==> flow/design.v <==
`timescale 1ns / 1ps
module pcs_10g_enc_64b66b (
    input  wire        clk,
    input  wire        rst_n,
    input  wire [63:0] xgmii_txd,    
    input  wire [7:0]  xgmii_txc,    
    output reg  [65:0] tx_block,      
    output reg         tx_block_valid,
    output reg         encode_error   
);
reg [65:0] block_next;
reg        error_next;
wire [7:0] d0 = xgmii_txd[ 7: 0];
wire [7:0] d1 = xgmii_txd[15: 8];
wire [7:0] d2 = xgmii_txd[23:16];
wire [7:0] d3 = xgmii_txd[31:24];
wire [7:0] d4 = xgmii_txd[39:32];
wire [7:0] d5 = xgmii_txd[47:40];
wire [7:0] d6 = xgmii_txd[55:48];
wire [7:0] d7 = xgmii_txd[63:56];
wire c0 = xgmii_txc[0];
wire c1 = xgmii_txc[1];
wire c2 = xgmii_txc[2];
wire c3 = xgmii_txc[3];
wire c4 = xgmii_txc[4];
wire c5 = xgmii_txc[5];
wire c6 = xgmii_txc[6];
wire c7 = xgmii_txc[7];
function [6:0] ctrl_encode;
    input [7:0] xgmii_char;
    begin
        case (xgmii_char)
            8'h07:   ctrl_encode = 7'h00;
            8'hFE:  ctrl_encode = 7'h1E;
            default:       ctrl_encode = 7'h1E;  
        endcase
    end
endfunction
function [3:0] ocode_encode;
    input [7:0] xgmii_char;
    begin
        case (xgmii_char)
            8'h9C: ocode_encode = 4'h0;
            8'h5C: ocode_encode = 4'hF;
            default:       ocode_encode = 4'h0;
        endcase
    end
endfunction
always @(*) begin
    block_next = 66'd0;
    error_next = 1'b0;
    if (xgmii_txc == 8'h00) begin
        block_next = {2'b01, xgmii_txd};
    end else if (c0 && d0 == 8'hFB && xgmii_txc[7:1] == 7'h00) begin
        block_next = {2'b10, 8'h33,
                      d7, d6, d5, d4, d3, d2, d1};
    end else if (c0 && d0 == 8'hFD && xgmii_txc[7:1] == 7'h7F) begin
        block_next = {2'b10, 8'h87,
                      ctrl_encode(d7), ctrl_encode(d6),
                      ctrl_encode(d5), ctrl_encode(d4),
                      ctrl_encode(d3), ctrl_encode(d2),
                      ctrl_encode(d1), 7'b0};
    end else if (!c0 && c1 && d1 == 8'hFD && xgmii_txc[7:2] == 6'h3F) begin
        block_next = {2'b10, 8'h99,
                      ctrl_encode(d7), ctrl_encode(d6),
                      ctrl_encode(d5), ctrl_encode(d4),
                      ctrl_encode(d3), ctrl_encode(d2),
                      d0, 6'b0};
    end else if (xgmii_txc[1:0] == 2'b00 && c2 && d2 == 8'hFD && xgmii_txc[7:3] == 5'h1F) begin
        block_next = {2'b10, 8'hAA,
                      ctrl_encode(d7), ctrl_encode(d6),
                      ctrl_encode(d5), ctrl_encode(d4),
                      ctrl_encode(d3),
                      d1, d0, 5'b0};
    end else if (xgmii_txc[2:0] == 3'b000 && c3 && d3 == 8'hFD && xgmii_txc[7:4] == 4'hF) begin
        block_next = {2'b10, 8'hB4,
                      ctrl_encode(d7), ctrl_encode(d6),
                      ctrl_encode(d5), ctrl_encode(d4),
                      d2, d1, d0, 4'b0};
    end else if (xgmii_txc[3:0] == 4'h0 && c4 && d4 == 8'hFD && xgmii_txc[7:5] == 3'h7) begin
        block_next = {2'b10, 8'hCC,
                      ctrl_encode(d7), ctrl_encode(d6),
                      ctrl_encode(d5),
                      d3, d2, d1, d0, 3'b0};
    end else if (xgmii_txc[4:0] == 5'h00 && c5 && d5 == 8'hFD && xgmii_txc[7:6] == 2'h3) begin
        block_next = {2'b10, 8'hD2,
                      ctrl_encode(d7), ctrl_encode(d6),
                      d4, d3, d2, d1, d0, 2'b0};
    end else if (xgmii_txc[5:0] == 6'h00 && c6 && d6 == 8'hFD && c7) begin
        block_next = {2'b10, 8'hE1,
                      ctrl_encode(d7),
                      d5, d4, d3, d2, d1, d0, 1'b0};
    end else if (xgmii_txc[6:0] == 7'h00 && c7 && d7 == 8'hFD) begin
        block_next = {2'b10, 8'hFF,
                      d6, d5, d4, d3, d2, d1, d0};
    end else if (xgmii_txc == 8'hF0 && c4 && d4 == 8'hFB) begin
        block_next = {2'b10, 8'h78,
                      d7, d6, d5, 4'h0, d3, d2, d1, d0};
    end else if (c0 && (d0 == 8'h9C || d0 == 8'h5C) &&
                 xgmii_txc[3:1] == 3'b000 &&
                 c4 && (d4 == 8'h9C || d4 == 8'h5C) &&
                 xgmii_txc[7:5] == 3'b000) begin
        block_next = {2'b10, 8'h2D,
                      d7, d6, d5, ocode_encode(d4),
                      d3, d2, d1, ocode_encode(d0)};
    end else if (c0 && (d0 == 8'h9C || d0 == 8'h5C) &&
                 xgmii_txc[3:1] == 3'b000 &&
                 c4 && d4 == 8'hFB &&
                 xgmii_txc[7:5] == 3'b000) begin
        block_next = {2'b10, 8'h66,
                      d7, d6, d5, 4'h0, d3, d2, d1, ocode_encode(d0)};
    end else if (xgmii_txc == 8'hFF) begin
        block_next = {2'b10, 8'h1E,
                      ctrl_encode(d7), ctrl_encode(d6),
                      ctrl_encode(d5), ctrl_encode(d4),
                      ctrl_encode(d3), ctrl_encode(d2),
                      ctrl_encode(d1), ctrl_encode(d0)};
    end else begin
        block_next = {2'b10, 8'h1E,
                      7'h1E, 7'h1E, 7'h1E, 7'h1E,
                      7'h1E, 7'h1E, 7'h1E, 7'h1E};
        error_next = 1'b1;
    end
end
always @(posedge clk or negedge rst_n) begin
    if (!rst_n) begin
        tx_block       <= {2'b10, 8'h1E, 56'd0};  
        tx_block_valid <= 1'b0;
        encode_error   <= 1'b0;
    end else begin
        tx_block       <= block_next;
        tx_block_valid <= 1'b1;
        encode_error   <= error_next;
    end
end
endmodule
`timescale 1ns / 1ps
module pcs_10g_scrambler (
    input  wire        clk,
    input  wire        rst_n,
    input  wire [65:0] tx_block_in,
    input  wire        tx_block_valid,
    output reg  [65:0] tx_block_out,
    output reg         tx_block_out_valid
);
reg [57:0] lfsr;
reg [63:0] scrambled_data;
reg [57:0] lfsr_next;
integer i;
always @(*) begin
    lfsr_next = lfsr;
    scrambled_data = 64'd0;
    for (i = 0; i < 64; i = i + 1) begin
        scrambled_data[i] = tx_block_in[i] ^ lfsr_next[38] ^ lfsr_next[57];
        lfsr_next = {lfsr_next[56:0], scrambled_data[i]};
    end
end
always @(posedge clk or negedge rst_n) begin
    if (!rst_n) begin
        lfsr               <= 58'h3FF_FFFF_FFFF_FFFF;  
        tx_block_out       <= 66'd0;
        tx_block_out_valid <= 1'b0;
    end else if (tx_block_valid) begin
        lfsr               <= lfsr_next;
        tx_block_out       <= {tx_block_in[65:64], scrambled_data};
        tx_block_out_valid <= 1'b1;
    end else begin
        tx_block_out_valid <= 1'b0;
    end
end
endmodule
`timescale 1ns / 1ps
module pcs_10g_tx_gearbox (
    input  wire        clk,         
    input  wire        rst_n,
    input  wire [65:0] tx_block,
    input  wire        tx_block_valid,
    output reg  [15:0] tx_data,
    output reg  [1:0]  tx_header,
    output reg         tx_data_valid,
    output wire        tx_ready,     
    input  wire        tx_sequence_done  
);
reg [79:0]  shift_reg;
reg [6:0]   bit_count;      
assign tx_ready = (bit_count <= 7'd16);
reg [1:0] stored_header;
reg       header_valid;
always @(posedge clk or negedge rst_n) begin
    if (!rst_n) begin
        shift_reg    <= 80'd0;
        bit_count    <= 7'd0;
        tx_data      <= 16'd0;
        tx_header    <= 2'b00;
        tx_data_valid <= 1'b0;
        stored_header <= 2'b00;
        header_valid  <= 1'b0;
    end else begin
        tx_data_valid <= 1'b0;
        if (tx_block_valid && tx_ready) begin
            stored_header <= tx_block[65:64];
            header_valid  <= 1'b1;
            shift_reg <= shift_reg | ({16'd0, tx_block[63:0]} << bit_count);
            bit_count <= bit_count + 7'd64;
        end
        if (bit_count >= 7'd16 || (tx_block_valid && tx_ready && (bit_count + 7'd64) >= 7'd16)) begin
            if (bit_count >= 7'd16) begin
                tx_data       <= shift_reg[15:0];
                tx_header     <= header_valid ? stored_header : 2'b01;
                tx_data_valid <= 1'b1;
                header_valid  <= 1'b0;
                shift_reg <= shift_reg >> 16;
                bit_count <= bit_count - 7'd16;
            end
        end
    end
end
endmodule
`timescale 1ns / 1ps
module pcs_10g_rx_gearbox (
    input  wire        clk,
    input  wire        rst_n,
    input  wire [15:0] rx_data,
    input  wire [1:0]  rx_header,
    input  wire        rx_data_valid,
    input  wire        rx_header_valid,
    output reg  [65:0] rx_block,
    output reg         rx_block_valid,
    input  wire        slip            
);
reg [81:0]  shift_reg;        
reg [6:0]   bit_count;
reg [6:0]   slip_offset;      
reg [1:0]   pending_header;
reg         has_header;
always @(posedge clk or negedge rst_n) begin
    if (!rst_n) begin
        shift_reg     <= 82'd0;
        bit_count     <= 7'd0;
        rx_block      <= 66'd0;
        rx_block_valid <= 1'b0;
        slip_offset   <= 7'd0;
        pending_header <= 2'b00;
        has_header    <= 1'b0;
    end else begin
        rx_block_valid <= 1'b0;
        if (slip) begin
            if (bit_count > 0) begin
                shift_reg <= shift_reg >> 1;
                bit_count <= bit_count - 7'd1;
            end
            if (slip_offset == 7'd65)
                slip_offset <= 7'd0;
            else
                slip_offset <= slip_offset + 7'd1;
        end
        if (rx_data_valid) begin
            shift_reg <= shift_reg | ({66'd0, rx_data} << bit_count);
            bit_count <= bit_count + 7'd16;
            if (rx_header_valid) begin
                pending_header <= rx_header;
                has_header     <= 1'b1;
            end
        end
        if (bit_count >= 7'd66) begin
            if (has_header) begin
                rx_block <= {pending_header, shift_reg[63:0]};
                shift_reg <= shift_reg >> 64;
                bit_count <= bit_count - 7'd64;
                has_header <= 1'b0;
            end else begin
                rx_block <= shift_reg[65:0];
                shift_reg <= shift_reg >> 66;
                bit_count <= bit_count - 7'd66;
            end
            rx_block_valid <= 1'b1;
        end
    end
end
endmodule
`timescale 1ns / 1ps
module pcs_10g_block_sync (
    input  wire        clk,
    input  wire        rst_n,
    input  wire [1:0]  rx_sync_header,
    input  wire        rx_valid,
    output reg         block_lock,     
    output reg         slip,           
    output reg         hi_ber,         
    output reg  [15:0] sh_valid_cnt,   
    output reg  [15:0] sh_invalid_cnt  
);
localparam [1:0] ST_LOCK_INIT = 2'd0;
localparam [1:0] ST_RESET_CNT = 2'd1;
localparam [1:0] ST_TEST_SH   = 2'd2;
localparam [1:0] ST_LOCKED    = 2'd3;
reg [1:0] state;
wire sh_valid = (rx_sync_header == 2'b01) || (rx_sync_header == 2'b10);
wire sh_invalid = !sh_valid;
reg [12:0] ber_test_cnt;      
reg [5:0]  ber_bad_cnt;       
always @(posedge clk or negedge rst_n) begin
    if (!rst_n) begin
        state          <= ST_LOCK_INIT;
        block_lock     <= 1'b0;
        slip           <= 1'b0;
        hi_ber         <= 1'b1;
        sh_valid_cnt   <= 16'd0;
        sh_invalid_cnt <= 16'd0;
        ber_test_cnt   <= 13'd0;
        ber_bad_cnt    <= 6'd0;
    end else begin
        slip <= 1'b0;  
        if (rx_valid) begin
            case (state)
                ST_LOCK_INIT: begin
                    block_lock <= 1'b0;
                    hi_ber     <= 1'b1;
                    if (sh_valid) begin
                        state        <= ST_RESET_CNT;
                        sh_valid_cnt <= 16'd1;
                    end else begin
                        slip <= 1'b1;
                    end
                end
                ST_RESET_CNT: begin
                    sh_valid_cnt   <= 16'd1;
                    sh_invalid_cnt <= 16'd0;
                    state          <= ST_TEST_SH;
                end
                ST_TEST_SH: begin
                    if (sh_valid) begin
                        sh_valid_cnt <= sh_valid_cnt + 16'd1;
                        if (sh_valid_cnt >= 64 - 1) begin
                            state      <= ST_LOCKED;
                            block_lock <= 1'b1;
                            hi_ber     <= 1'b0;
                            ber_test_cnt <= 13'd0;
                            ber_bad_cnt  <= 6'd0;
                        end
                    end else begin
                        slip  <= 1'b1;
                        state <= ST_LOCK_INIT;
                        sh_valid_cnt <= 16'd0;
                    end
                end
                ST_LOCKED: begin
                    ber_test_cnt <= ber_test_cnt + 13'd1;
                    if (sh_invalid) begin
                        sh_invalid_cnt <= sh_invalid_cnt + 16'd1;
                        ber_bad_cnt    <= ber_bad_cnt + 6'd1;
                    end
                    if (ber_test_cnt >= 13'd8191) begin
                        if (ber_bad_cnt >= 6'd16) begin
                            hi_ber     <= 1'b1;
                            block_lock <= 1'b0;
                            state      <= ST_LOCK_INIT;
                            sh_valid_cnt   <= 16'd0;
                            sh_invalid_cnt <= 16'd0;
                        end else begin
                            hi_ber <= 1'b0;
                        end
                        ber_test_cnt <= 13'd0;
                        ber_bad_cnt  <= 6'd0;
                    end
                end
                default: state <= ST_LOCK_INIT;
            endcase
        end
    end
end
endmodule
`timescale 1ns / 1ps
module pcs_10g_descrambler (
    input  wire        clk,
    input  wire        rst_n,
    input  wire [65:0] rx_block_in,
    input  wire        rx_block_valid,
    output reg  [65:0] rx_block_out,
    output reg         rx_block_out_valid
);
reg [57:0] lfsr;
reg [63:0] descrambled_data;
reg [57:0] lfsr_next;
integer i;
always @(*) begin
    lfsr_next = lfsr;
    descrambled_data = 64'd0;
    for (i = 0; i < 64; i = i + 1) begin
        descrambled_data[i] = rx_block_in[i] ^ lfsr_next[38] ^ lfsr_next[57];
        lfsr_next = {lfsr_next[56:0], rx_block_in[i]};  
    end
end
always @(posedge clk or negedge rst_n) begin
    if (!rst_n) begin
        lfsr               <= 58'h3FF_FFFF_FFFF_FFFF;
        rx_block_out       <= 66'd0;
        rx_block_out_valid <= 1'b0;
    end else if (rx_block_valid) begin
        lfsr               <= lfsr_next;
        rx_block_out       <= {rx_block_in[65:64], descrambled_data};
        rx_block_out_valid <= 1'b1;
    end else begin
        rx_block_out_valid <= 1'b0;
    end
end
endmodule
`timescale 1ns / 1ps
module pcs_10g_dec_64b66b (
    input  wire        clk,
    input  wire        rst_n,
    input  wire [65:0] rx_block,
    input  wire        rx_block_valid,
    output reg  [63:0] xgmii_rxd,
    output reg  [7:0]  xgmii_rxc,
    output reg         decode_error,    
    output reg         rx_data_valid
);
wire [1:0]  sync_header   = rx_block[65:64];
wire [7:0]  block_type    = rx_block[63:56];
wire [55:0] block_payload = rx_block[55:0];
wire [63:0] data_payload  = rx_block[63:0];
function [7:0] ctrl_decode;
    input [6:0] code;
    begin
        case (code)
            7'h00:    ctrl_decode = 8'h07;
            7'h1E:   ctrl_decode = 8'hFE;
            7'h06:     ctrl_decode = 8'h07;
            default:       ctrl_decode = 8'hFE;
        endcase
    end
endfunction
function [7:0] ocode_decode;
    input [3:0] code;
    begin
        case (code)
            4'h0: ocode_decode = 8'h9C;
            4'hF: ocode_decode = 8'h5C;
            default:    ocode_decode = 8'h9C;
        endcase
    end
endfunction
reg [63:0] rxd_next;
reg [7:0]  rxc_next;
reg        err_next;
always @(*) begin
    rxd_next = {8{8'hFE}};
    rxc_next = 8'hFF;
    err_next = 1'b0;
    if (!rx_block_valid) begin
        rxd_next = {8{8'h07}};
        rxc_next = 8'hFF;
    end else if (sync_header == 2'b01) begin
        rxd_next = data_payload;
        rxc_next = 8'h00;
    end else if (sync_header == 2'b10) begin
        case (block_type)
            8'h1E: begin
                rxd_next = {ctrl_decode(block_payload[55:49]),   
                            ctrl_decode(block_payload[48:42]),   
                            ctrl_decode(block_payload[41:35]),   
                            ctrl_decode(block_payload[34:28]),   
                            ctrl_decode(block_payload[27:21]),   
                            ctrl_decode(block_payload[20:14]),   
                            ctrl_decode(block_payload[13: 7]),   
                            ctrl_decode(block_payload[ 6: 0])};  
                rxc_next = 8'hFF;
            end
            8'h33: begin
                rxd_next = {block_payload[55:48],   
                            block_payload[47:40],   
                            block_payload[39:32],   
                            block_payload[31:24],   
                            block_payload[23:16],   
                            block_payload[15: 8],   
                            block_payload[ 7: 0],   
                            8'hFB};          
                rxc_next = 8'h01;
            end
            8'h2D: begin
                rxd_next = {block_payload[55:48],                
                            block_payload[47:40],                
                            block_payload[39:32],                
                            ocode_decode(block_payload[31:28]),  
                            block_payload[27:20],                
                            block_payload[19:12],                
                            block_payload[11: 4],                
                            ocode_decode(block_payload[ 3: 0])}; 
                rxc_next = 8'h11;
            end
            8'h66: begin
                rxd_next = {block_payload[55:48],                
                            block_payload[47:40],                
                            block_payload[39:32],                
                            8'hFB,                        
                            block_payload[27:20],                
                            block_payload[19:12],                
                            block_payload[11: 4],                
                            ocode_decode(block_payload[ 3: 0])}; 
                rxc_next = 8'h11;
            end
            8'h78: begin
                rxd_next = {block_payload[55:48],   
                            block_payload[47:40],   
                            block_payload[39:32],   
                            8'hFB,           
                            block_payload[27:20],   
                            block_payload[19:12],   
                            block_payload[11: 4],   
                            block_payload[ 3: 0], 4'b0};  
                rxc_next = 8'h10;
            end
            8'h87: begin
                rxd_next = {ctrl_decode(block_payload[55:49]),   
                            ctrl_decode(block_payload[48:42]),   
                            ctrl_decode(block_payload[41:35]),   
                            ctrl_decode(block_payload[34:28]),   
                            ctrl_decode(block_payload[27:21]),   
                            ctrl_decode(block_payload[20:14]),   
                            ctrl_decode(block_payload[13: 7]),   
                            8'hFD};                        
                rxc_next = 8'hFF;
            end
            8'h99: begin
                rxd_next = {ctrl_decode(block_payload[55:49]),   
                            ctrl_decode(block_payload[48:42]),   
                            ctrl_decode(block_payload[41:35]),   
                            ctrl_decode(block_payload[34:28]),   
                            ctrl_decode(block_payload[27:21]),   
                            ctrl_decode(block_payload[20:14]),   
                            8'hFD,                         
                            block_payload[13:6]};                 
                rxc_next = 8'hFE;
            end
            8'hAA: begin
                rxd_next = {ctrl_decode(block_payload[55:49]),   
                            ctrl_decode(block_payload[48:42]),   
                            ctrl_decode(block_payload[41:35]),   
                            ctrl_decode(block_payload[34:28]),   
                            ctrl_decode(block_payload[27:21]),   
                            8'hFD,                         
                            block_payload[20:13],                 
                            block_payload[12: 5]};                
                rxc_next = 8'hFC;
            end
            8'hB4: begin
                rxd_next = {ctrl_decode(block_payload[55:49]),   
                            ctrl_decode(block_payload[48:42]),   
                            ctrl_decode(block_payload[41:35]),   
                            ctrl_decode(block_payload[34:28]),   
                            8'hFD,                         
                            block_payload[27:20],                 
                            block_payload[19:12],                 
                            block_payload[11: 4]};                
                rxc_next = 8'hF8;
            end
            8'hCC: begin
                rxd_next = {ctrl_decode(block_payload[55:49]),   
                            ctrl_decode(block_payload[48:42]),   
                            ctrl_decode(block_payload[41:35]),   
                            8'hFD,                         
                            block_payload[34:27],                 
                            block_payload[26:19],                 
                            block_payload[18:11],                 
                            block_payload[10: 3]};                
                rxc_next = 8'hF0;
            end
            8'hD2: begin
                rxd_next = {ctrl_decode(block_payload[55:49]),   
                            ctrl_decode(block_payload[48:42]),   
                            8'hFD,                         
                            block_payload[41:34],                 
                            block_payload[33:26],                 
                            block_payload[25:18],                 
                            block_payload[17:10],                 
                            block_payload[ 9: 2]};                
                rxc_next = 8'hE0;
            end
            8'hE1: begin
                rxd_next = {ctrl_decode(block_payload[55:49]),   
                            8'hFD,                         
                            block_payload[48:41],                 
                            block_payload[40:33],                 
                            block_payload[32:25],                 
                            block_payload[24:17],                 
                            block_payload[16: 9],                 
                            block_payload[ 8: 1]};                
                rxc_next = 8'hC0;
            end
            8'hFF: begin
                rxd_next = {8'hFD,                         
                            block_payload[55:48],                 
                            block_payload[47:40],                 
                            block_payload[39:32],                 
                            block_payload[31:24],                 
                            block_payload[23:16],                 
                            block_payload[15: 8],                 
                            block_payload[ 7: 0]};                
                rxc_next = 8'h80;
            end
            default: begin
                rxd_next = {8{8'hFE}};
                rxc_next = 8'hFF;
                err_next = 1'b1;
            end
        endcase
    end else begin
        rxd_next = {8{8'hFE}};
        rxc_next = 8'hFF;
        err_next = 1'b1;
    end
end
always @(posedge clk or negedge rst_n) begin
    if (!rst_n) begin
        xgmii_rxd    <= {8{8'h07}};
        xgmii_rxc    <= 8'hFF;
        decode_error  <= 1'b0;
        rx_data_valid <= 1'b0;
    end else begin
        xgmii_rxd    <= rxd_next;
        xgmii_rxc    <= rxc_next;
        decode_error  <= err_next;
        rx_data_valid <= rx_block_valid;
    end
end
endmodule
`timescale 1ns / 1ps
module pcs_10g_ber_monitor (
    input  wire        clk,
    input  wire        rst_n,
    input  wire        block_lock,
    input  wire        hi_ber,
    input  wire [15:0] sh_invalid_cnt,
    input  wire        rx_decode_error,
    output reg         pcs_status,        
    output reg         pcs_status_ll,     
    input  wire        status_read,       
    output reg  [15:0] ber_count,         
    output reg  [7:0]  errored_block_count,  
    output reg         rx_link_up         
);
wire pcs_status_raw = block_lock & ~hi_ber;
localparam LINK_TIMER_MAX = 23'd6440000;
reg [22:0] link_timer;
always @(posedge clk or negedge rst_n) begin
    if (!rst_n) begin
        pcs_status        <= 1'b0;
        pcs_status_ll     <= 1'b0;
        ber_count         <= 16'd0;
        errored_block_count <= 8'd0;
        rx_link_up        <= 1'b0;
        link_timer        <= 23'd0;
    end else begin
        pcs_status <= pcs_status_raw;
        if (!pcs_status_raw) begin
            pcs_status_ll <= 1'b0;
        end else if (status_read) begin
            pcs_status_ll <= pcs_status_raw;
        end else if (!pcs_status_ll && pcs_status_raw) begin
            pcs_status_ll <= 1'b1;
        end
        if (!block_lock) begin
            ber_count <= 16'd0;
        end else if (hi_ber) begin
            if (ber_count != 16'hFFFF)  
                ber_count <= ber_count + 16'd1;
        end
        if (!block_lock) begin
            errored_block_count <= 8'd0;
        end else if (rx_decode_error) begin
            if (errored_block_count != 8'hFF)
                errored_block_count <= errored_block_count + 8'd1;
        end
        if (pcs_status_raw) begin
            if (link_timer >= LINK_TIMER_MAX) begin
                rx_link_up <= 1'b1;
            end else begin
                link_timer <= link_timer + 23'd1;
            end
        end else begin
            rx_link_up <= 1'b0;
            link_timer <= 23'd0;
        end
    end
end
endmodule
`timescale 1ns / 1ps
module pcs_10g_top #(
    parameter INIT_IDLE_DISPATCH = 1   
) (
    input  wire        clk,            
    input  wire        rst_n,          
    input  wire [63:0] xgmii_txd,      
    input  wire [7:0]  xgmii_txc,      
    output wire [63:0] xgmii_rxd,      
    output wire [7:0]  xgmii_rxc,      
    output wire [15:0] gth_txdata,     
    output wire [1:0]  gth_txheader,   
    output wire        gth_txdata_valid,
    input  wire [15:0] gth_rxdata,     
    input  wire [1:0]  gth_rxheader,   
    input  wire        gth_rxdata_valid,
    input  wire        gth_rxheader_valid,
    output wire        gth_txsequence_done,  
    input  wire        gth_rxgearboxslip,    
    output wire        block_lock,     
    output wire        hi_ber,         
    output wire        pcs_status,     
    output wire        rx_link_up,     
    output wire        tx_encode_err,  
    output wire        rx_decode_err,  
    output wire [15:0] ber_count,      
    output wire [7:0]  errored_blocks, 
    input  wire        status_read,    
    output wire        pcs_status_ll   
);
wire [65:0] enc_block;
wire        enc_valid;
wire        enc_error;
pcs_10g_enc_64b66b u_encoder (
    .clk            (clk),
    .rst_n          (rst_n),
    .xgmii_txd      (xgmii_txd),
    .xgmii_txc      (xgmii_txc),
    .tx_block        (enc_block),
    .tx_block_valid  (enc_valid),
    .encode_error    (enc_error)
);
assign tx_encode_err = enc_error;
wire [65:0] scr_block;
wire        scr_valid;
pcs_10g_scrambler u_scrambler (
    .clk              (clk),
    .rst_n            (rst_n),
    .tx_block_in       (enc_block),
    .tx_block_valid    (enc_valid),
    .tx_block_out      (scr_block),
    .tx_block_out_valid(scr_valid)
);
pcs_10g_tx_gearbox u_tx_gearbox (
    .clk              (clk),
    .rst_n            (rst_n),
    .tx_block          (scr_block),
    .tx_block_valid    (scr_valid),
    .tx_data           (gth_txdata),
    .tx_header         (gth_txheader),
    .tx_data_valid     (gth_txdata_valid),
    .tx_ready          (),
    .tx_sequence_done  (1'b1)
);
assign gth_txsequence_done = 1'b1;
wire [65:0] rgbox_block;
wire        rgbox_valid;
wire        slip_cmd;
pcs_10g_rx_gearbox u_rx_gearbox (
    .clk              (clk),
    .rst_n            (rst_n),
    .rx_data           (gth_rxdata),
    .rx_header         (gth_rxheader),
    .rx_data_valid     (gth_rxdata_valid),
    .rx_header_valid   (gth_rxheader_valid),
    .rx_block          (rgbox_block),
    .rx_block_valid    (rgbox_valid),
    .slip              (slip_cmd)
);
wire        blk_lock;
wire        blk_hi_ber;
wire [15:0] blk_sh_valid;
wire [15:0] blk_sh_invalid;
pcs_10g_block_sync u_block_sync (
    .clk              (clk),
    .rst_n            (rst_n),
    .rx_sync_header    (rgbox_block[65:64]),
    .rx_valid          (rgbox_valid),
    .block_lock        (blk_lock),
    .slip              (slip_cmd),
    .hi_ber            (blk_hi_ber),
    .sh_valid_cnt      (blk_sh_valid),
    .sh_invalid_cnt    (blk_sh_invalid)
);
assign block_lock = blk_lock;
assign hi_ber     = blk_hi_ber;
wire [65:0] dscr_block;
wire        dscr_valid;
pcs_10g_descrambler u_descrambler (
    .clk                (clk),
    .rst_n              (rst_n),
    .rx_block_in         (rgbox_block),
    .rx_block_valid      (rgbox_valid & blk_lock),
    .rx_block_out        (dscr_block),
    .rx_block_out_valid  (dscr_valid)
);
wire [63:0] dec_rxd;
wire [7:0]  dec_rxc;
wire        dec_error;
wire        dec_valid;
pcs_10g_dec_64b66b u_decoder (
    .clk              (clk),
    .rst_n            (rst_n),
    .rx_block          (dscr_block),
    .rx_block_valid    (dscr_valid),
    .xgmii_rxd         (dec_rxd),
    .xgmii_rxc         (dec_rxc),
    .decode_error      (dec_error),
    .rx_data_valid     (dec_valid)
);
assign xgmii_rxd   = dec_rxd;
assign xgmii_rxc   = dec_rxc;
assign rx_decode_err = dec_error;
pcs_10g_ber_monitor u_ber_monitor (
    .clk                 (clk),
    .rst_n               (rst_n),
    .block_lock          (blk_lock),
    .hi_ber              (blk_hi_ber),
    .sh_invalid_cnt      (blk_sh_invalid),
    .rx_decode_error     (dec_error),
    .pcs_status          (pcs_status),
    .pcs_status_ll       (pcs_status_ll),
    .status_read         (status_read),
    .ber_count           (ber_count),
    .errored_block_count (errored_blocks),
    .rx_link_up          (rx_link_up)
);
endmodule
Subject: tool reports on pcs_10g_top

Hi,

Step by step through the tools: pcs_10g_top
Each step is given for the RTL above and for the edited RTL.
Lines under "before" count in the file above, lines under "after" in the edited file.
"change": "after" minus "before" as printed here.
Operators: Yosys type, input widths -> output width; for muxes data width and select width s.
Library cell names are shortened.
Not given: --
Inputs
  top: pcs_10g_top
  clock: clk
  cell library: sky130hd
  corner: tt_025C_1v80

Diff
The edit as a unified diff against the file above.
A script made this edit. It changes what the design does and was not meant as an optimisation.
begin of diff
@@ -73,5 +73,5 @@
                       ctrl_encode(d3),
                       d1, d0, 5'b0};
-    end else if (xgmii_txc[2:0] == 3'b000 && c3 && d3 == 8'hFD && xgmii_txc[7:4] == 4'hF) begin
+    end else if (xgmii_txc[2:0] == 3'b000 && c3 && d3 < 8'hFD && xgmii_txc[7:4] == 4'hF) begin
         block_next = {2'b10, 8'hB4,
                       ctrl_encode(d7), ctrl_encode(d6),
end of diff

Word level
Counts by Yosys on the flattened word-level netlist (proc, flatten, opt, wreduce; memories kept). Register bits leave out memories and registers merged into their read ports (data or address). Print and check cells are left out. Cells with the same type and inputs are merged into one.
Storage and ports
  flip-flop bits (word level): before 749, after 749, change 0
  output and inout port bits: before 123, after 123, change 0
  elaborated cells: before 622, after 622, change 0
Cells by class
  add/subtract/negate cells: before 12, after 12, change 0
  order comparisons: before 9, after 10, change +1
  eq/ne operators: before 76, after 75, change -1
  shift operators: before 2, after 2, change 0
  multiplexer cells: before 136, after 136, change 0
  bitwise gates (word level): before 261, after 261, change 0
  reductions and logical operators: before 88, after 88, change 0
Operators by type and width
  $eq 8x8->1 const B: before 22, after 21, change -1
  $lt 8x8->1 const B: before 0, after 1, change +1
Unchanged operator kinds not shown: 84.

Depth
Yosys ltp: most cells in a row. Word level: on the elaborated netlist, between registers, memories and ports. Mapped: between sequential cells and ports; inverters and the memories' decode and read muxes count.
Depth
  depth in word-level cells: before 20, after 20, change 0
  ABC_AREA: before 0, after 0
  gate-level depth with buffers: before 16, after 13, change -3
  depth with buffers taken out: before 11, after 10, change -1

Mapped cells and area
Source: synth_stat.txt of the flow (Yosys; design flattened, memories mapped). It holds for the ABC_AREA given above (unset counts as 0); a run with the other value may have another netlist.
Synthesis totals
  mapped cells: before 4327, after 4467, change +140
  synthesis area (um2): before 40047.2, after 40832.9, change +785.7
  sequential area (um2): before 18886.9, after 18886.9, change 0.0
  flip-flops: before 747, after 747, change 0
  buffer cells: before 358, after 358, change 0
Cells by type
  mux2i_1: before 70, after 134, change +64
  o21ai_0: before 410, after 450, change +40
  o211ai_1: before 51, after 15, change -36
  a22oi_1: before 81, after 108, change +27
  nor2_1: before 218, after 240, change +22
  xnor2_1: before 208, after 229, change +21
  o221a_2: before 28, after 7, change -21
  nand3_1: before 84, after 103, change +19
  and3_1: before 37, after 18, change -19
  o22ai_1: before 52, after 70, change +18
  o221ai_1: before 34, after 19, change -15
  nor3_1: before 46, after 60, change +14
  nor2b_1: before 22, after 9, change -13
  a21oi_1: before 214, after 226, change +12
  and2_1: before 51, after 39, change -12
  a21boi_0: before 10, after 1, change -9
  nand2_1: before 690, after 698, change +8
  clkbuf_1: before 306, after 298, change -8
Unchanged cell types not shown: 14.
Not every row of either side is listed.
The figures by module come from a second, unflattened synthesis with its own total; it is not the netlist above.
Unflattened totals
  cells (unflattened synthesis): before 4356, after 4337, change -19
  area total of the unflattened synthesis (um2): before 44270.0, after 44268.7, change -1.3
Rows give one instance, submodules left out.
By module, before
  pcs_10g_rx_gearbox: times used 1, cells 937, area 9004.9 um2
  pcs_10g_descrambler: times used 1, cells 327, area 6463.7 um2
  pcs_10g_scrambler: times used 1, cells 510, area 6312.3 um2
  pcs_10g_enc_64b66b: times used 1, cells 768, area 6018.3 um2
  pcs_10g_dec_64b66b: times used 1, cells 684, area 5684.2 um2
  pcs_10g_tx_gearbox: times used 1, cells 506, area 4863.4 um2
  pcs_10g_block_sync: times used 1, cells 349, area 3283.1 um2
  pcs_10g_ber_monitor: times used 1, cells 272, area 2622.5 um2
  pcs_10g_top: times used 1, cells 3, area 17.5 um2
By module, after
  pcs_10g_rx_gearbox: times used 1, cells 937, area 9004.9 um2
  pcs_10g_descrambler: times used 1, cells 327, area 6463.7 um2
  pcs_10g_scrambler: times used 1, cells 510, area 6312.3 um2
  pcs_10g_enc_64b66b: times used 1, cells 749, area 6017.0 um2
  pcs_10g_dec_64b66b: times used 1, cells 684, area 5684.2 um2
  pcs_10g_tx_gearbox: times used 1, cells 506, area 4863.4 um2
  pcs_10g_block_sync: times used 1, cells 349, area 3283.1 um2
  pcs_10g_ber_monitor: times used 1, cells 272, area 2622.5 um2
  pcs_10g_top: times used 1, cells 3, area 17.5 um2

Worst setup path after synthesis
Source: OpenSTA report_checks on the synthesized netlist (no wires, ideal clock, input and output delay 20% of the period each), path of least setup slack; recovery checks are left aside. Register names are those of the netlist, which keeps one name where synthesis merged equal registers.
Timing after synthesis
  kind: before flip-flop to flip-flop, after input port to flip-flop
  from: before register u_rx_gearbox.bit_count[2], after input xgmii_txc[1]
  to: before register u_rx_gearbox.shift_reg[27], after register u_encoder.tx_block[51]
  clock period (ps): before 5000, after 5000, change 0
  input delay (ps): after 1000
  setup time (ps): before 123, after 126, change +3
  arrival (ps): before 3280, after 3156, change -124
  data required time (ps): before 4877, after 4874, change -3
  setup slack (ps): before 1598, after 1718, change +120
  delay of the path (ps): before 3403, after 2282, change -1121
  stages on the path: before 15, after 8, change -7
  buffers on the path: before 3, after 1, change -2
  synthesis period reached (ps): before 3402, after 3282, change -120
"delay of the path" = arrival - input delay + setup time.
"stages on the path": output pins that drive a net of the path, with the launching flip-flop's if there is one; two outputs of one cell count as two.
"synthesis period reached" = period - worst setup slack (recovery checks aside). The figure is calculated, with input and output delays left at 20% of the set period.
Between the ends stands the longest chain of elaborated cells between them, by number of cells; it is not shown to be the way that was timed. Of several equally long chains one is given.
Each line given opens the expression or statement behind the cell; cells for indexed reads and writes are added by Yosys, which also makes memories of some case tables.
At most two assigning lines are given for a register; there are more.
On the way, after synthesis, before
  cell sequence: dfrtp_1 -> buf_1 -> inv_2 -> buf_1 -> ha_1 -> or3b_2 -> nor3_1 -> nand2b_1 -> inv_2 -> nor2_1 -> nand2_1 -> nand2_1 -> clkbuf_1 -> nor2_1 -> o221a_2
  length of the longest elaborated chain: 5
Ends and longest elaborated chain, after synthesis, before
  from (decl): line 232  | reg [6:0]   bit_count;
  from (assign): line 250  | bit_count <= bit_count - 7'd1;
  from (assign): line 259  | bit_count <= bit_count + 7'd16;
  $gt 7x1->1: line 248  | if (bit_count > 0) begin
  $mux 82: line 248
  $mux 82: line 247  | if (slip) begin
  $mux 82: line 257  | if (rx_data_valid) begin
  $mux 82: line 265  | if (bit_count >= 7'd66) begin
  to (assign): line 258  | shift_reg <= shift_reg | ({66'd0, rx_data} << bit_count);
  to (assign): line 268  | shift_reg <= shift_reg >> 64;
  to (decl): line 231  | reg [81:0]  shift_reg;
On the way, after synthesis, after
  cell sequence: or4_4 -> or4b_4 -> o22ai_4 -> buf_6 -> nor2_2 -> a211oi_4 -> a31oi_1 -> a221o_1
  length of the longest elaborated chain: 18
Ends and longest elaborated chain, after synthesis, after
  from (decl): line 695  | input  wire [7:0]  xgmii_txc,
  $logic_not 3->1: line 107  | xgmii_txc[3:1] == 3'b000 &&
  $logic_and 1x1->1 (4 in a row): line 106  | end else if (c0 && (d0 == 8'h9C || d0 == 8'h5C) &&
  $mux 66: line 106
  $mux 66: line 99  | end else if (c0 && (d0 == 8'h9C || d0 == 8'h5C) &&
  $mux 66: line 96  | end else if (xgmii_txc == 8'hF0 && c4 && d4 == 8'hFB) begin
  $mux 66: line 93  | end else if (xgmii_txc[6:0] == 7'h00 && c7 && d7 == 8'hFD) begin
  $mux 66: line 89  | end else if (xgmii_txc[5:0] == 6'h00 && c6 && d6 == 8'hFD && c7) begin
  $mux 66: line 85  | end else if (xgmii_txc[4:0] == 5'h00 && c5 && d5 == 8'hFD && xgmii_txc[7:6] == 2'h3) begin
  $mux 66: line 80  | end else if (xgmii_txc[3:0] == 4'h0 && c4 && d4 == 8'hFD && xgmii_txc[7:5] == 3'h7) begin
  $mux 66: line 75  | end else if (xgmii_txc[2:0] == 3'b000 && c3 && d3 < 8'hFD && xgmii_txc[7:4] == 4'hF) begin
  $mux 66: line 69  | end else if (xgmii_txc[1:0] == 2'b00 && c2 && d2 == 8'hFD && xgmii_txc[7:3] == 5'h1F) begin
  $mux 66: line 63  | end else if (!c0 && c1 && d1 == 8'hFD && xgmii_txc[7:2] == 6'h3F) begin
  $mux 66: line 57  | end else if (c0 && d0 == 8'hFD && xgmii_txc[7:1] == 7'h7F) begin
  $mux 66: line 54  | end else if (c0 && d0 == 8'hFB && xgmii_txc[7:1] == 7'h00) begin
  $mux 66: line 52  | if (xgmii_txc == 8'h00) begin
  to (assign): line 127  | tx_block       <= {2'b10, 8'h1E, 56'd0};
  to (assign): line 131  | tx_block       <= block_next;
  to (decl): line 7  | output reg  [65:0] tx_block,

Timing after layout
From the final timing report of the runs of pair 1: the path of least setup slack in the routed layout; clock arrival at registers is part of the times.
The report prints the path's times to 10 ps; the period is as set.
Timing after layout
  kind: before flip-flop to flip-flop, after input port to flip-flop
  from: before register u_rx_gearbox.bit_count[1], after input xgmii_txc[7]
  to: before register u_rx_gearbox.bit_count[4], after register u_encoder.tx_block[37]
  clock period (ps): before 4130, after 4130, change 0
  input delay (ps): after 830
  setup time (ps): before 80, after 160, change +80
  arrival (ps): before 3990, after 3850, change -140
  data required time (ps): before 4700, after 4600, change -100
  setup slack (ps): before 700, after 750, change +50
  stages on the path: before 14, after 9, change -5
  buffers on the path: before 3, after 2, change -1
Between the ends stands the longest chain of elaborated cells between them, by number of cells; it is not shown to be the way that was timed. Of several equally long chains one is given.
At most two assigning lines are given for a register; there are more.
On the way, after layout, before
  cell sequence: dfrtp_1 -> inv_1 -> ha_1 -> or3b_2 -> nor3_1 -> buf_4 -> nand2b_4 -> clkinv_2 -> buf_4 -> buf_4 -> nor2_1 -> a31o_2 -> nand2_1 -> xnor2_1
  length of the longest elaborated chain: 5
Ends and longest elaborated chain, after layout, before
  from (decl): line 232  | reg [6:0]   bit_count;
  from (assign): line 250  | bit_count <= bit_count - 7'd1;
  from (assign): line 259  | bit_count <= bit_count + 7'd16;
  $sub 7x1->7: line 250
  $mux 7: line 248  | if (bit_count > 0) begin
  $mux 7: line 247  | if (slip) begin
  $mux 7: line 257  | if (rx_data_valid) begin
  $mux 7: line 265  | if (bit_count >= 7'd66) begin
  to (assign): line 259
  to (assign): line 269  | bit_count <= bit_count - 7'd64;
  to (decl): line 232
On the way, after layout, after
  cell sequence: clkdlybuf4s50_1 -> nor3b_1 -> or4b_4 -> o22ai_4 -> buf_4 -> a222oi_1 -> nand2b_1 -> a221oi_1 -> o21ai_0
  length of the longest elaborated chain: 15
Ends and longest elaborated chain, after layout, after
  from (decl): line 695  | input  wire [7:0]  xgmii_txc,
  $eq 8x8->1: line 112  | end else if (xgmii_txc == 8'hFF) begin
  $mux 54: line 112
  $mux 66: line 106  | end else if (c0 && (d0 == 8'h9C || d0 == 8'h5C) &&
  $mux 66: line 99  | end else if (c0 && (d0 == 8'h9C || d0 == 8'h5C) &&
  $mux 66: line 96  | end else if (xgmii_txc == 8'hF0 && c4 && d4 == 8'hFB) begin
  $mux 66: line 93  | end else if (xgmii_txc[6:0] == 7'h00 && c7 && d7 == 8'hFD) begin
  $mux 66: line 89  | end else if (xgmii_txc[5:0] == 6'h00 && c6 && d6 == 8'hFD && c7) begin
  $mux 66: line 85  | end else if (xgmii_txc[4:0] == 5'h00 && c5 && d5 == 8'hFD && xgmii_txc[7:6] == 2'h3) begin
  $mux 66: line 80  | end else if (xgmii_txc[3:0] == 4'h0 && c4 && d4 == 8'hFD && xgmii_txc[7:5] == 3'h7) begin
  $mux 66: line 75  | end else if (xgmii_txc[2:0] == 3'b000 && c3 && d3 < 8'hFD && xgmii_txc[7:4] == 4'hF) begin
  $mux 66: line 69  | end else if (xgmii_txc[1:0] == 2'b00 && c2 && d2 == 8'hFD && xgmii_txc[7:3] == 5'h1F) begin
  $mux 66: line 63  | end else if (!c0 && c1 && d1 == 8'hFD && xgmii_txc[7:2] == 6'h3F) begin
  $mux 66: line 57  | end else if (c0 && d0 == 8'hFD && xgmii_txc[7:1] == 7'h7F) begin
  $mux 66: line 54  | end else if (c0 && d0 == 8'hFB && xgmii_txc[7:1] == 7'h00) begin
  $mux 66: line 52  | if (xgmii_txc == 8'h00) begin
  to (assign): line 127  | tx_block       <= {2'b10, 8'h1E, 56'd0};
  to (assign): line 131  | tx_block       <= block_next;
  to (decl): line 7  | output reg  [65:0] tx_block,

Measured runs
Both versions went through the flow (Yosys, OpenROAD) with the same settings in each pair. Constraints: input delay and output delay 20% of the set period each, output load 0.01 pF.
Settings, pair 1
  period_ns: 4.13
  CAP_MARGIN: 20
  CORE_MARGIN: 2
  CORE_UTILIZATION: 40
  SLEW_MARGIN: 20
Results, pair 1
  area of the synthesized netlist (um2): before 40047.2, after 40832.9, change +785.7
  area inside the die boundary (um2): before 102666.0, after 104655.0, change +1989.0
  utilization (%): before 47.0, after 46.9, change -0.1
  worst setup slack after layout (ps): before 703, after 751, change +48
  post-route setup TNS (ps): before 0, after 0, change 0
Settings, pair 2
  CORE_UTILIZATION: 42
  CTS_CLUSTER_SIZE: 70
  GPL_TIMING_DRIVEN: 1
  MAX_ROUTING_LAYER: met5
  PLACE_DENSITY_LB_ADDON: 0.11
  TNS_END_PERCENT: 80
  period_ns: 2.99
  CAP_MARGIN: 20
  CORE_MARGIN: 2
  SLEW_MARGIN: 20
Results, pair 2
  area of the synthesized netlist (um2): before 40047.2, after 40832.9, change +785.7
  area inside the die boundary (um2): before 97837.6, after 99732.8, change +1895.2
  utilization (%): before 51.3, after 51.4, change +0.1
  worst setup slack after layout (ps): before 153, after 91, change -62
  post-route setup TNS (ps): before 0, after 0, change 0

Regards
